==> flow/design.v <==
module key(
    input clk, rst,
    input [3:0] key_in,
    output reg [2:0] key_val
);
    localparam CNT_MAX = 4'd9;  
    reg [3:0] cnt;
    always @(posedge clk or negedge rst) begin
        if (!rst) begin
            cnt <= 4'd0;
        end else begin
            if (key_in[0] && key_in[1] && key_in[2] && key_in[3]) begin
                cnt <= 4'd0;
            end else begin
                cnt <= (cnt == CNT_MAX) ? cnt : (cnt + 1'b1);
            end
        end
    end
    always @(posedge clk or negedge rst) begin
        if (!rst) begin
            key_val <= 3'd0;
        end else if (cnt == CNT_MAX - 1'b1) begin
            if (~key_in[0]) begin
                key_val <= 3'd1;
            end else if (~key_in[1]) begin
                key_val <= 3'd2;
            end else if (~key_in[2]) begin
                key_val <= 3'd3;
            end else if (~key_in[3]) begin
                key_val <= 3'd4;
            end
        end else begin
            key_val <= 3'd0;
        end
    end
endmodule
module seg(
    input clk, rst,
    input [20:0] data,
    output reg [6:0] seg,
    output reg [7:0] sel
);
    localparam  CNT_MAX = 2'd3;  
    localparam  DIGIT0 = 7'b100_0000,
                DIGIT1 = 7'b111_1001,
                DIGIT2 = 7'b010_0100,
                DIGIT3 = 7'b011_0000,
                DIGIT4 = 7'b001_1001,
                DIGIT5 = 7'b001_0010,
                DIGIT6 = 7'b000_0010,
                DIGIT7 = 7'b111_1000,
                DIGIT8 = 7'b000_0000,
                DIGIT9 = 7'b001_0000,
                DASH   = 7'b011_1111;
    reg [1:0] cnt;
    reg [2:0] idx;
    always @(posedge clk or negedge rst) begin
        if (!rst) begin
            cnt <= 2'd0;
            idx <= 3'd0;
            sel <= 8'b1111_1111;
        end else begin
            sel <= ~(1'b1 << idx);
            if (cnt == CNT_MAX) begin  
                cnt <= 2'd0;
                idx <= (idx == 3'd7) ? 3'd0 : (idx + 1'b1);  
            end else begin
                cnt <= cnt + 1'b1;
            end
        end
    end
    reg [6:0] digit;
    always @(*) begin
        case (idx)
            3'd0: digit = data[6:0] % 4'd10;
            3'd1: digit = data[6:0] / 4'd10;
            3'd2: digit = 4'd10;
            3'd3: digit = data[13:7] % 4'd10;
            3'd4: digit = data[13:7] / 4'd10;
            3'd5: digit = 4'd10;
            3'd6: digit = data[20:14] % 4'd10;
            3'd7: digit = data[20:14] / 4'd10;
            default: ;
        endcase
        case (digit)
            4'd0: seg = DIGIT0;
            4'd1: seg = DIGIT1;
            4'd2: seg = DIGIT2;
            4'd3: seg = DIGIT3;
            4'd4: seg = DIGIT4;
            4'd5: seg = DIGIT5;
            4'd6: seg = DIGIT6;
            4'd7: seg = DIGIT7;
            4'd8: seg = DIGIT8;
            4'd9: seg = DIGIT9;
            4'd10: seg = DASH;
            default: seg = 7'dx;
        endcase
    end
endmodule
module clock (
    input clk, rst,
    input [2:0] key_val,
    output reg [20:0] data,
    output reg [2:0] led
);
    localparam  S1 = 3'd1,
                S2 = 3'd2,
                S3 = 3'd3,
                S4 = 3'd4;
    localparam  RUNNING = 1'b0,
                SETTING = 1'b1;
    reg current_state, next_state;
    always @(posedge clk or negedge rst) begin
        if (!rst) begin
            current_state <= RUNNING;
        end else begin
            current_state <= next_state;
        end
    end
    always @(*) begin
        next_state = current_state;
        case (current_state)
            RUNNING: begin
                if (key_val == S2) begin
                    next_state = SETTING;
                end else begin
                    next_state = RUNNING;
                end
            end
            SETTING: begin
                if (key_val == S4) begin
                    next_state = RUNNING;
                end else begin
                    next_state = SETTING;
                end
            end
            default: begin ; end
        endcase
    end
    reg [9:0] cnt;
    localparam CNT_MAX = 10'd999;  
    reg [1:0] choice;
    localparam  SEC     = 2'b00,
                MIN     = 2'b01,
                HOUR    = 2'b11;
    always @(posedge clk or negedge rst) begin
        if (!rst) begin
            data <= 21'd0;
            cnt <= 10'd0;
        end else begin
            case (current_state)
                RUNNING: begin
                    if (cnt == CNT_MAX) begin
                        cnt <= 10'd0;
                        if (data[5:0] == 6'd59) begin
                            data[5:0] <= 6'd0;
                            if (data[12:7] == 6'd59) begin
                                data[12:7] <= 6'd0;
                                if (data[18:14] == 5'd23) begin
                                    data <= 21'd0;
                                end else begin
                                    data[18:14] <= data[18:14] + 1'b1;
                                end
                            end else begin
                                data[12:7] <= data[12:7] + 1'b1;
                            end
                        end else begin
                            data[5:0] <= data[5:0] + 1'b1;
                        end
                    end else begin
                        cnt <= cnt + 1'b1;
                    end
                end
                SETTING: begin
                    cnt <= 10'd0;
                    if (key_val == S3) begin
                        case (choice)
                            SEC: begin
                                data[5:0] <= (data[5:0] == 6'd59) ? 6'd0 : (data[5:0] + 1'b1);
                            end
                            MIN: begin
                                data[12:7] <= (data[12:7] == 6'd59) ? 6'd0 : (data[12:7] + 1'b1);
                            end
                            HOUR: begin
                                data[18:14] <= (data[18:14] == 5'd23) ? 5'd0 : (data[18:14] + 1'b1);
                            end
                            default: begin ; end
                        endcase
                    end
                end
                default: begin ; end
            endcase
        end
    end
    always @(posedge clk or negedge rst) begin
        if (!rst) begin
            choice <= SEC;
        end else begin
            case (current_state)
                RUNNING: begin
                    choice <= SEC;
                end
                SETTING: begin
                    if (key_val == S2) begin
                        case (choice)
                            SEC: begin choice <= MIN; end
                            MIN: begin choice <= HOUR; end
                            HOUR: begin choice <= SEC; end
                            default: begin ; end
                        endcase
                    end
                end
                default: begin ; end
            endcase
        end
    end
    always @(*) begin
        led = 3'b111;
        case (current_state)
            RUNNING: begin
                led = 3'b111;
            end
            SETTING: begin
                case (choice)
                    SEC: begin led = 3'b110; end
                    MIN: begin led = 3'b101; end
                    HOUR: begin led = 3'b011; end
                    default: begin ; end
                endcase
            end
            default: begin ; end
        endcase
    end
endmodule
module stopwatch (
    input clk, rst,
    input [2:0] key_val,
    output reg [20:0] data
);
    localparam  S1 = 3'd1,
                S2 = 3'd2,
                S3 = 3'd3,
                S4 = 3'd4;
    localparam  IDLE    = 2'b00,
                RUNNING = 2'b01,
                PAUSED  = 2'b11;
    reg [1:0] current_state, next_state;
    always @(posedge clk or negedge rst) begin
        if (!rst) begin
            current_state <= IDLE;
        end else begin
            current_state <= next_state;
        end
    end
    always @(*) begin
        next_state = current_state;
        case (current_state)
            IDLE: begin
                if (key_val == S2) begin
                    next_state = RUNNING;
                end else begin
                    next_state = IDLE;
                end
            end
            RUNNING: begin
                if (key_val == S2 ||
                    (data[6:0] == 7'd99 && data[12:7] == 6'd59 && data[20:14] == 7'd99)) begin
                    next_state = PAUSED;
                end else begin
                    next_state = RUNNING;
                end
            end
            PAUSED: begin
                if (key_val == S2) begin
                    next_state = RUNNING;
                end else if (key_val == S3) begin
                    next_state = IDLE;
                end else begin
                    next_state = PAUSED;
                end
            end
            default: begin ; end
        endcase
    end
    reg [3:0] cnt;
    localparam CNT_MAX = 4'd9;  
    always @(posedge clk or negedge rst) begin
        if (!rst) begin
            data <= 21'd0;
            cnt <= 4'd0;
        end else begin
            case (current_state)
                IDLE: begin
                    data <= 21'd0;
                    cnt <= 4'd0;
                end
                RUNNING: begin
                    if (data[6:0] == 7'd99 && data[12:7] == 6'd59 && data[20:14] == 7'd99) begin
                    end else if (cnt == CNT_MAX) begin
                        cnt <= 4'd0;
                        if (data[6:0] == 7'd99) begin
                            data[6:0] <= 7'd0;
                            if (data[12:7] == 6'd59) begin
                                data[12:7] <= 6'd0;
                                data[20:14] <= data[20:14] + 1'b1;
                            end else begin
                                data[12:7] <= data[12:7] + 1'b1;
                            end
                        end else begin
                            data[6:0] <= data[6:0] + 1'b1;
                        end
                    end else begin
                        cnt <= cnt + 1'b1;
                    end
                end
                PAUSED: begin
                end
                default: begin ; end
            endcase
        end
    end
endmodule
module blink(
    input clk, rst, en,
    output reg led
);
    localparam CNT_MAX = 10'd999;  
    reg [9:0] cnt;
    always @(posedge clk or negedge rst) begin
        if (!rst) begin
            cnt <= 10'd0;
            led <= 1'b0;
        end else if (en) begin
            if (cnt == (CNT_MAX >> 1'b1)) begin
                cnt <= 10'd0;
                led <= ~led;
            end else begin
                cnt <= cnt + 1'b1;
            end
        end else begin
            cnt <= 10'd0;
            led <= 1'b0;
        end
    end
endmodule
module buzz(
    input clk, rst, en,
    output buz
);
    localparam CNT_MAX = 3'd7;  
    reg [2:0] cnt;
    always @(posedge clk or negedge rst) begin
        if (!rst) begin
            cnt <= 3'd0;
        end else if (en) begin
            cnt <= (cnt == CNT_MAX) ? 3'd0 : (cnt + 1'b1);
        end else begin
            cnt <= 3'd0;
        end
    end
    assign buz = (cnt <= (CNT_MAX >> 1'b1)) ? 1'b0 : 1'b1;  
endmodule
module timer (
    input clk, rst,
    input [2:0] key_val,
    output reg [20:0] data,
    output reg [2:0] led,
    output buz
);
    localparam  S1 = 3'd1,
                S2 = 3'd2,
                S3 = 3'd3,
                S4 = 3'd4;
    reg en_blink;
    wire led_blink;
    blink u_blink(
        .clk(clk),
        .rst(rst),
        .en(en_blink),
        .led(led_blink)
    );
    reg en_buz;
    reg [9:0] cnt_buz;
    reg [2:0] cnt_repeat;
    localparam REPEATS_MAX = 3'd5;
    buzz u_buzz(
        .clk(clk),
        .rst(rst),
        .en(en_buz),
        .buz(buz)
    );
    localparam  SETTING = 2'b00,
                RUNNING = 2'b01,
                PAUSED = 2'b11,
                TIMEUP = 2'b10;
    reg [1:0] current_state, next_state;
    always @(posedge clk or negedge rst) begin
        if (!rst) begin
            current_state <= SETTING;
        end else begin
            current_state <= next_state;
        end
    end
    always @(*) begin
        next_state = current_state;
        case (current_state)
            SETTING: begin
                if (key_val == S4) begin
                    next_state = RUNNING;
                end else begin
                    next_state = SETTING;
                end
            end
            RUNNING: begin
                if (data == 21'd0) begin
                    next_state = TIMEUP;
                end else begin
                    if (key_val == S4) begin
                        next_state = PAUSED;
                    end else if (key_val == S3) begin
                        next_state = SETTING;
                    end else begin
                        next_state = RUNNING;
                    end
                end
            end
            PAUSED: begin
                if (key_val == S4) begin
                    next_state = RUNNING;
                end else if (key_val == S3) begin
                    next_state = SETTING;
                end else begin
                    next_state = PAUSED;
                end
            end
            TIMEUP: begin
                if (key_val == S4) begin
                    next_state = SETTING;
                end else begin
                    next_state = TIMEUP;
                end
            end
            default: begin ; end
        endcase
    end
    reg [20:0] data_tmp;
    reg [9:0] cnt;
    localparam CNT_MAX = 10'd999;  
    reg [1:0] choice;
    localparam  SEC     = 2'b00,
                MIN     = 2'b01,
                HOUR    = 2'b11;
    always @(posedge clk or negedge rst) begin
        if (!rst) begin
            data <= 21'd0;
            cnt <= 10'd0;
            data_tmp <= 21'd0;
        end else begin
            case (current_state)
                SETTING: begin
                    cnt <= 10'd0;
                    data <= data_tmp;
                    if (key_val == S3) begin
                        case (choice)
                            SEC: begin
                                data[5:0] <= (data[5:0] == 6'd59) ? 6'd0 : (data[5:0] + 1'b1);
                                data_tmp[5:0] <= (data[5:0] == 6'd59) ? 6'd0 : (data[5:0] + 1'b1);
                            end
                            MIN: begin
                                data[12:7] <= (data[12:7] == 6'd59) ? 6'd0 : (data[12:7] + 1'b1);
                                data_tmp[12:7] <= (data[12:7] == 6'd59) ? 6'd0 : (data[12:7] + 1'b1);
                            end
                            HOUR: begin
                                data[18:14] <= (data[18:14] == 5'd23) ? 5'd0 : (data[18:14] + 1'b1);
                                data_tmp[18:14] <= (data[18:14] == 5'd23) ? 5'd0 : (data[18:14] + 1'b1);
                            end
                            default: begin ; end
                        endcase
                    end
                end
                RUNNING: begin
                    if (cnt == CNT_MAX) begin
                        cnt <= 10'd0;
                        if (data[5:0] == 6'd0) begin
                            data[5:0] <= 6'd59;
                            if (data[12:7] == 6'd0) begin
                                data[12:7] <= 6'd59;
                                data[18:14] <= data[18:14] - 1'b1;
                            end else begin
                                data[12:7] <= data[12:7] - 1'b1;
                            end
                        end else begin
                            data[5:0] <= data[5:0] - 1'b1;
                        end
                    end else begin
                        cnt <= cnt + 1'b1;
                    end
                end
                PAUSED: begin
                end
                TIMEUP: begin
                end
                default: begin ; end
            endcase
        end
    end
    always @(posedge clk or negedge rst) begin
        if (!rst) begin
            choice <= SEC;
        end else begin
            case (current_state)
                SETTING: begin
                    if (key_val == S2) begin
                        case (choice)
                            SEC: begin choice <= MIN; end
                            MIN: begin choice <= HOUR; end
                            HOUR: begin choice <= SEC; end
                            default: begin ; end
                        endcase
                    end
                end
                RUNNING: begin
                    choice <= SEC;
                end
                PAUSED: begin
                end
                TIMEUP: begin
                end
                default: begin ; end
            endcase
        end
    end
    always @(*) begin
        led = 3'b111;
        en_blink = 1'b0;
        case (current_state)
            SETTING: begin
                case (choice)
                    SEC: begin led = 3'b110; end
                    MIN: begin led = 3'b101; end
                    HOUR: begin led = 3'b011; end
                    default: begin ; end
                endcase
            end
            RUNNING: begin
                led = 3'b111;
            end
            PAUSED: begin
            end
            TIMEUP: begin
                en_blink = 1'b1;
                led = {2'b11, led_blink};
            end
            default: begin ; end
        endcase
    end
    always @(posedge clk or negedge rst) begin
        if (!rst) begin
            en_buz <= 1'b0;
            cnt_buz <= 10'd0;
            cnt_repeat <= 3'd0;
        end else begin
            case (current_state)
                SETTING: begin
                    en_buz <= 1'b0;
                    cnt_buz <= 10'd0;
                    cnt_repeat <= 3'd0;
                end
                RUNNING: begin
                end
                PAUSED: begin
                end
                TIMEUP: begin
                    if (cnt_repeat < REPEATS_MAX) begin
                        if (cnt_buz <= (CNT_MAX >> 1'b1)) begin
                            en_buz <= 1'b1;
                            cnt_buz <= cnt_buz + 1'b1;
                        end else if (cnt_buz < CNT_MAX) begin
                            en_buz <= 1'b0;
                            cnt_buz <= cnt_buz + 1'b1;
                        end else begin
                            cnt_buz <= 10'd0;
                            cnt_repeat <= cnt_repeat + 1'b1;
                        end
                    end else begin
                        en_buz <= 1'b0;
                    end
                end
                default: begin ; end
            endcase
        end
    end
endmodule
module top(
    input clk, rst,
    input [3:0] key_in,
    output [6:0] seg,
    output [7:0] sel,
    output reg [2:0] led, sel_led,
    output buz
);
    wire [2:0] key_val;
    localparam  S1 = 3'd1,
                S2 = 3'd2,
                S3 = 3'd3,
                S4 = 3'd4;
    key u_key(
        .clk(clk),
        .rst(rst),
        .key_in(key_in),
        .key_val(key_val)
    );
    reg [20:0] data_to_show;
    seg u_seg(
        .clk(clk),
        .rst(rst),
        .seg(seg),
        .sel(sel),
        .data(data_to_show)
    );
    wire [20:0] data_clock, data_stopwatch, data_timer;
    wire [2:0] led_clock, led_timer;
    wire [2:0] key_val_clock, key_val_stopwatch, key_val_timer;
    reg [1:0] current_state, next_state;
    localparam  CLOCK       = 2'b00,
                STOPWATCH   = 2'b01,
                TIMER       = 2'b11;
    assign key_val_clock = (current_state == CLOCK) ? key_val : 3'd0;
    assign key_val_stopwatch = (current_state == STOPWATCH) ? key_val : 3'd0;
    assign key_val_timer = (current_state == TIMER) ? key_val : 3'd0;
    clock u_clock (
        .clk(clk),
        .rst(rst),
        .key_val(key_val_clock),
        .data(data_clock),
        .led(led_clock)
    );
    stopwatch u_stopwatch (
        .clk(clk),
        .rst(rst),
        .key_val(key_val_stopwatch),
        .data(data_stopwatch)
    );
    timer u_timer (
        .clk(clk),
        .rst(rst),
        .key_val(key_val_timer),
        .data(data_timer),
        .led(led_timer),
        .buz(buz)
    );
    always @(posedge clk or negedge rst) begin
        if (!rst) begin
            current_state <= CLOCK;
        end else begin
            current_state <= next_state;
        end
    end
    always @(*) begin
        next_state = current_state;
        case (current_state)
            CLOCK: begin
                if (key_val == S1) begin
                    next_state = STOPWATCH;
                end else begin
                    next_state = CLOCK;
                end
            end
            STOPWATCH: begin
                if (key_val == S1) begin
                    next_state = TIMER;
                end else begin
                    next_state = STOPWATCH;
                end
            end
            TIMER: begin
                if (key_val == S1) begin
                    next_state = CLOCK;
                end else begin
                    next_state = TIMER;
                end
            end
            default: begin ; end
        endcase
    end
    always @(*) begin
        led = 3'b111;
        data_to_show = 20'd0;
        sel_led = 3'b111;
        case (current_state)
            CLOCK: begin
                led = 3'b110;
                data_to_show = data_clock;
                sel_led = led_clock;
            end
            STOPWATCH: begin
                led = 3'b101;
                data_to_show = data_stopwatch;
                sel_led = 3'b111;
            end
            TIMER: begin
                led = 3'b011;
                data_to_show = data_timer;
                sel_led = led_timer;
            end
            default: begin ; end
        endcase
    end
endmodule
# Step by step through the tools: top

What the tools print for top, step after step.
Lines are those of the file above, counted from 1.
Cell names lack the library's common part.
Not given: -

Design top: top
Clock input: clk
Library: sky130hd
Corner: tt_025C_1v80

# Elaborated design

Source: Yosys, flattened and elaborated, memories not mapped. Widths are those after wreduce. Registers that Yosys merges into a memory's read port (data or address) are not register bits. Print and check cells do not count. Equal cells are merged and count once.
Memory sizes are those after Yosys's memory passes, which may raise the word count (mostly to a power of two), join words into wider ones and drop unused or constant bits.

Bits in registers: 154
Bits in latches: 0
Bits in writable memories: 0
Memory bits (read-only): 112
Word width x clocked read ports: 0
Memories kept: 1
Output and inout port bits: 22
Cells after elaboration: 303

Add/subtract/negate cells: 22
Multiply operators: 0
Div/mod/pow operators: 6
$lt $le $gt $ge: 4
Eq/ne operators: 69
Shifts and indexed selects: 1
Mux-type cells: 126
Bitwise logic cells: 3
Reductions and logical operators: 39

Memory list:

| name            | words | bits a word | read ports | wr ports | line | RTL |
| (no name shown) | 16    | 7           | 1          | 0        | 85   | `case (digit)` |

Operators with widths:

| cell                                                   | count |
| 2-to-1 mux 6 bit                                       | 24 |
| divider 7 x 4 -> 7 bit (second input constant)         | 3 |
| remainder unit 7 x 4 -> 7 bit (second input constant)  | 3 |
| 2-to-1 mux 10 bit                                      | 7 |
| case mux 21 bit (select 3 bit)                         | 1 |
| 2-to-1 mux 5 bit                                       | 12 |
| case mux 10 bit (select 2 bit)                         | 3 |
| case mux 6 bit (select 2 bit)                          | 5 |
| 2-to-1 mux 7 bit                                       | 8 |
| case mux 7 bit (select 7 bit)                          | 1 |
| 2-to-1 mux 3 bit                                       | 14 |
| adder 10 x 1 -> 10 bit (second input constant)         | 4 |
| case mux 3 bit (select 3 bit)                          | 4 |
| adder 6 x 1 -> 6 bit (second input constant)           | 5 |
| equality test 6 bit (second input constant)            | 5 |
| case mux 7 bit (select 2 bit)                          | 2 |
| 2-to-1 mux 2 bit                                       | 13 |
| inequality test 2 x 1 -> 1 bit (second input constant) | 12 |
| equality test 3 x 2 -> 1 bit (second input constant)   | 8 |
| case mux 2 bit (select 3 bit)                          | 4 |
| zero test 21 bit                                       | 1 |
| equality test 3 bit (second input constant)            | 7 |
| equality test 10 bit (second input constant)           | 2 |
| case mux 5 bit (select 2 bit)                          | 2 |
| inequality test 2 bit (second input constant)          | 9 |
| case mux 3 bit (select 2 bit)                          | 3 |
| AND reduction 4 bit                                    | 4 |
| 2-to-1 mux 4 bit                                       | 4 |

Other operator kinds: 40; their cells: 100.

# Depth

Depth = most cells in a row (Yosys ltp): at word level without a register or memory, in the mapped netlist without a sequential cell, where the memories' decode and read muxes count.

Depth in word-level cells: 7
ABC_AREA: 0
Mapped depth: 24

# Netlist

Source: synth_stat.txt of the flow (Yosys; design flattened, memories mapped). It holds for the ABC_AREA given above (unset counts as 0); a run with the other value may have another netlist.

Cells by type:

| cell     | count | total area (sq um) |
| dfrtp_1  | 147   | 3.68E+03 |
| nand2_1  | 149   | 559.286 |
| ha_1     | 44    | 550.528 |
| o21ai_0  | 94    | 470.451 |
| nor2_1   | 117   | 439.171 |
| dfstp_2  | 13    | 341.578 |
| a21oi_1  | 68    | 340.326 |
| nand3_1  | 61    | 305.293 |
| xnor2_1  | 24    | 210.202 |
| mux2_2   | 16    | 180.173 |
| xor2_1   | 18    | 157.651 |
| and3_1   | 25    | 156.4 |
| inv_1    | 40    | 150.144 |
| o31ai_1  | 19    | 142.637 |
| a222oi_1 | 14    | 140.134 |
| nand2b_1 | 21    | 131.376 |
| nor3_1   | 26    | 130.125 |
| nor2b_1  | 20    | 125.12 |

Not listed: further types 60, cells in them 224.

Cell count: 1140
Mapped area: 9820.7 sq um
Area of sequential cells: 4020.1 sq um
Mapped flip-flops: 160
Buffer cells: 48

By module: a second synthesis without flattening, with its own total; a netlist apart from the flattened one above.

Cells (unflattened synthesis): 1212
Area (unflattened synthesis): 10923.0 sq um

Rows give one instance, submodules left out.

By module:

| module    | times used | cells | area (sq um) |
| timer     | 1          | 450   | 3955.0 |
| seg       | 1          | 241   | 2092.0 |
| clock     | 1          | 173   | 1664.1 |
| stopwatch | 1          | 166   | 1524.0 |
| top       | 1          | 80    | 619.3 |
| blink     | 1          | 53    | 554.3 |
| key       | 1          | 37    | 361.6 |
| buzz      | 1          | 12    | 152.6 |

# Worst setup path after synthesis

OpenSTA on the mapped netlist: ideal clock, no wires. The path of least setup slack (recovery checks aside). Input and output delay are each 20% of the period. Register names are those of the netlist, which keeps one name where synthesis merged equal registers.

Path kind: reg-to-output
Start: register u_seg.idx[0]
End: output seg[4]
Clock period: 10.0 ns
Data arrival time: 3.916 ns
Slack: 4.084 ns
Delay of the path: 3.916 ns
Stages on the path: 19
Path buffers: 1
Synthesis period reached: 5.916 ns

"delay of the path" is the arrival time less input delay plus setup time.
At an output port there is no setup time.
"stages on the path": output pins that drive a net of the path, with the launching flip-flop's if there is one; two outputs of one cell count as two.
"synthesis period reached" = period - worst setup slack (recovery checks aside). The figure is calculated, with input and output delays left at 20% of the set period.
The rows between start and end are the longest chain of elaborated cells between them; the timing report does not say that the signal goes this way. Where chains are equally long, one stands for them.
Each line given opens the expression or statement behind the cell; cells for indexed reads and writes are added by Yosys, which also makes memories of some case tables.
The chain passes a memory read, where the word-level depth is cut; so it can be longer than that depth.

Cells stage by stage: dfrtp_1 -> ha_1 -> ha_1 -> buf_2 -> a221o_1 -> a211o_1 -> a311o_1 -> or2_4 -> inv_1 -> ha_1 -> and3b_1 -> a32o_1 -> nor2_1 -> and2_1 -> inv_1 -> ha_1 -> inv_1 -> a21oi_1 -> o31ai_2
Length of the longest elaborated chain: 5

Ends and longest elaborated chain, after synthesis:

| item                          | line | RTL |
| start: declaration            | 56   | `reg [2:0] idx;` |
| start: assignment             | 60   | `idx <= 3'd0;` |
| start: assignment             | 66   | `idx <= (idx == 3'd7) ? 3'd0 : (idx + 1'b1);` |
| equality test 3 x 2 -> 1 bit  | 74   | `case (idx)` |
| OR reduction 2 bit            | -    |  |
| case mux 7 bit (select 7 bit) | 74   |  |
| memory (16 x 7 bit)           | 85   | `case (digit)` |
| 2-to-1 mux 7 bit              | 85   |  |
| end: declaration              | 598  | `output [6:0] seg,` |

# Timing after layout

Path of least setup slack in the final report of run A (OpenROAD, finished layout, wires in). Where an end is a register, its clock arrival counts in the times.

Path kind: reg-to-output
Start: register u_seg.idx[1]
End: output seg[3]
Clock period: 10.0 ns
Data arrival time: 6.01 ns
Slack: 1.99 ns
Stages on the path: 18
Path buffers: 1

The rows between start and end are the longest chain of elaborated cells between them; the timing report does not say that the signal goes this way. Where chains are equally long, one stands for them.
The chain passes a memory read, where the word-level depth is cut; so it can be longer than that depth.

Cells stage by stage: dfrtp_1 -> inv_1 -> ha_1 -> nor2b_1 -> inv_1 -> a41oi_1 -> nor2_1 -> xnor2_1 -> mux2i_1 -> ha_1 -> or3_1 -> a21oi_1 -> a211oi_1 -> o32ai_1 -> ha_1 -> a21o_1 -> a21oi_1 -> clkdlybuf4s50_1
Length of the longest elaborated chain: 5

Ends and longest elaborated chain, post-layout:

| item                          | line | RTL |
| start: declaration            | 56   | `reg [2:0] idx;` |
| start: assignment             | 60   | `idx <= 3'd0;` |
| start: assignment             | 66   | `idx <= (idx == 3'd7) ? 3'd0 : (idx + 1'b1);` |
| equality test 3 x 2 -> 1 bit  | 74   | `case (idx)` |
| OR reduction 2 bit            | -    |  |
| case mux 7 bit (select 7 bit) | 74   |  |
| memory (16 x 7 bit)           | 85   | `case (digit)` |
| 2-to-1 mux 7 bit              | 85   |  |
| end: declaration              | 598  | `output [6:0] seg,` |

top through Yosys and OpenROAD on sky130hd: 3 stored runs, unordered, with their settings and measured results. The constraints put input and output delay at 20% of the set period each and load the outputs with 0.01 pF.
"achieved period" = clock period - worst setup slack. The figure is calculated, with input and output delays left at 20% of the set period.
"time used up by the worst setup path": the worst setup path's part of the clock period (all of it between registers, 20% less for each end at a port) less its slack. A launch clock that arrives late makes it longer, a capture clock that arrives late makes it shorter.
"power consumption" rests on the timing tool's default activity at the inputs, not on a simulated workload.
Among the settings, - means not set for that run.

| setting or result                         | run A         | run B         | run C         |
| CAP_MARGIN                                | 30            | 20            | 20            |
| CELL_PAD_IN_SITES_DETAIL_PLACEMENT        | 2             | -             | -             |
| CELL_PAD_IN_SITES_GLOBAL_PLACEMENT        | 3             | -             | -             |
| CORE_UTILIZATION                          | 17            | 30            | 40            |
| GPL_ROUTABILITY_DRIVEN                    | 0             | 1             | -             |
| HOLD_SLACK_MARGIN                         | -0.04         | -             | -             |
| MIN_ROUTING_LAYER                         | met2          | met1          | -             |
| PLACE_DENSITY                             | 0.8           | -             | -             |
| SETUP_SLACK_MARGIN                        | 0.86          | 0.46          | -             |
| SLEW_MARGIN                               | 20            | 30            | 20            |
| TNS_END_PERCENT                           | 15            | 60            | -             |
| period_ns                                 | 10.0          | 4.81          | 7.99          |
| CORE_MARGIN                               | 2             | 2             | 2             |
| ABC_AREA                                  | -             | 0             | -             |
| GPL_TIMING_DRIVEN                         | -             | 0             | -             |
| PLACE_DENSITY_LB_ADDON                    | -             | 0.18          | -             |
| power consumption (mW)                    | 1.409         | 2.833         | 1.676         |
| std-cell area (final layout) (sq um)      | 11514.8       | 12204.2       | 10875.4       |
| netlist area reported by Yosys (sq um)    | 9820.7        | 9820.7        | 9820.7        |
| die outline area (sq um)                  | 59706.9       | 34199.1       | 25821.3       |
| worst setup slack after layout (ns)       | 1.990         | -0.476        | 0.604         |
| utilization of the finished layout (%)    | 20.1          | 37.7          | 45.0          |
| final setup TNS (ns)                      | 0.000         | -2.915        | 0.000         |
| time used up by the worst setup path (ns) | 6.01          | 4.32          | 5.79          |
| worst setup path kind                     | reg-to-output | reg-to-output | reg-to-output |
| achieved period (ns)                      | 8.010         | 5.286         | 7.386         |
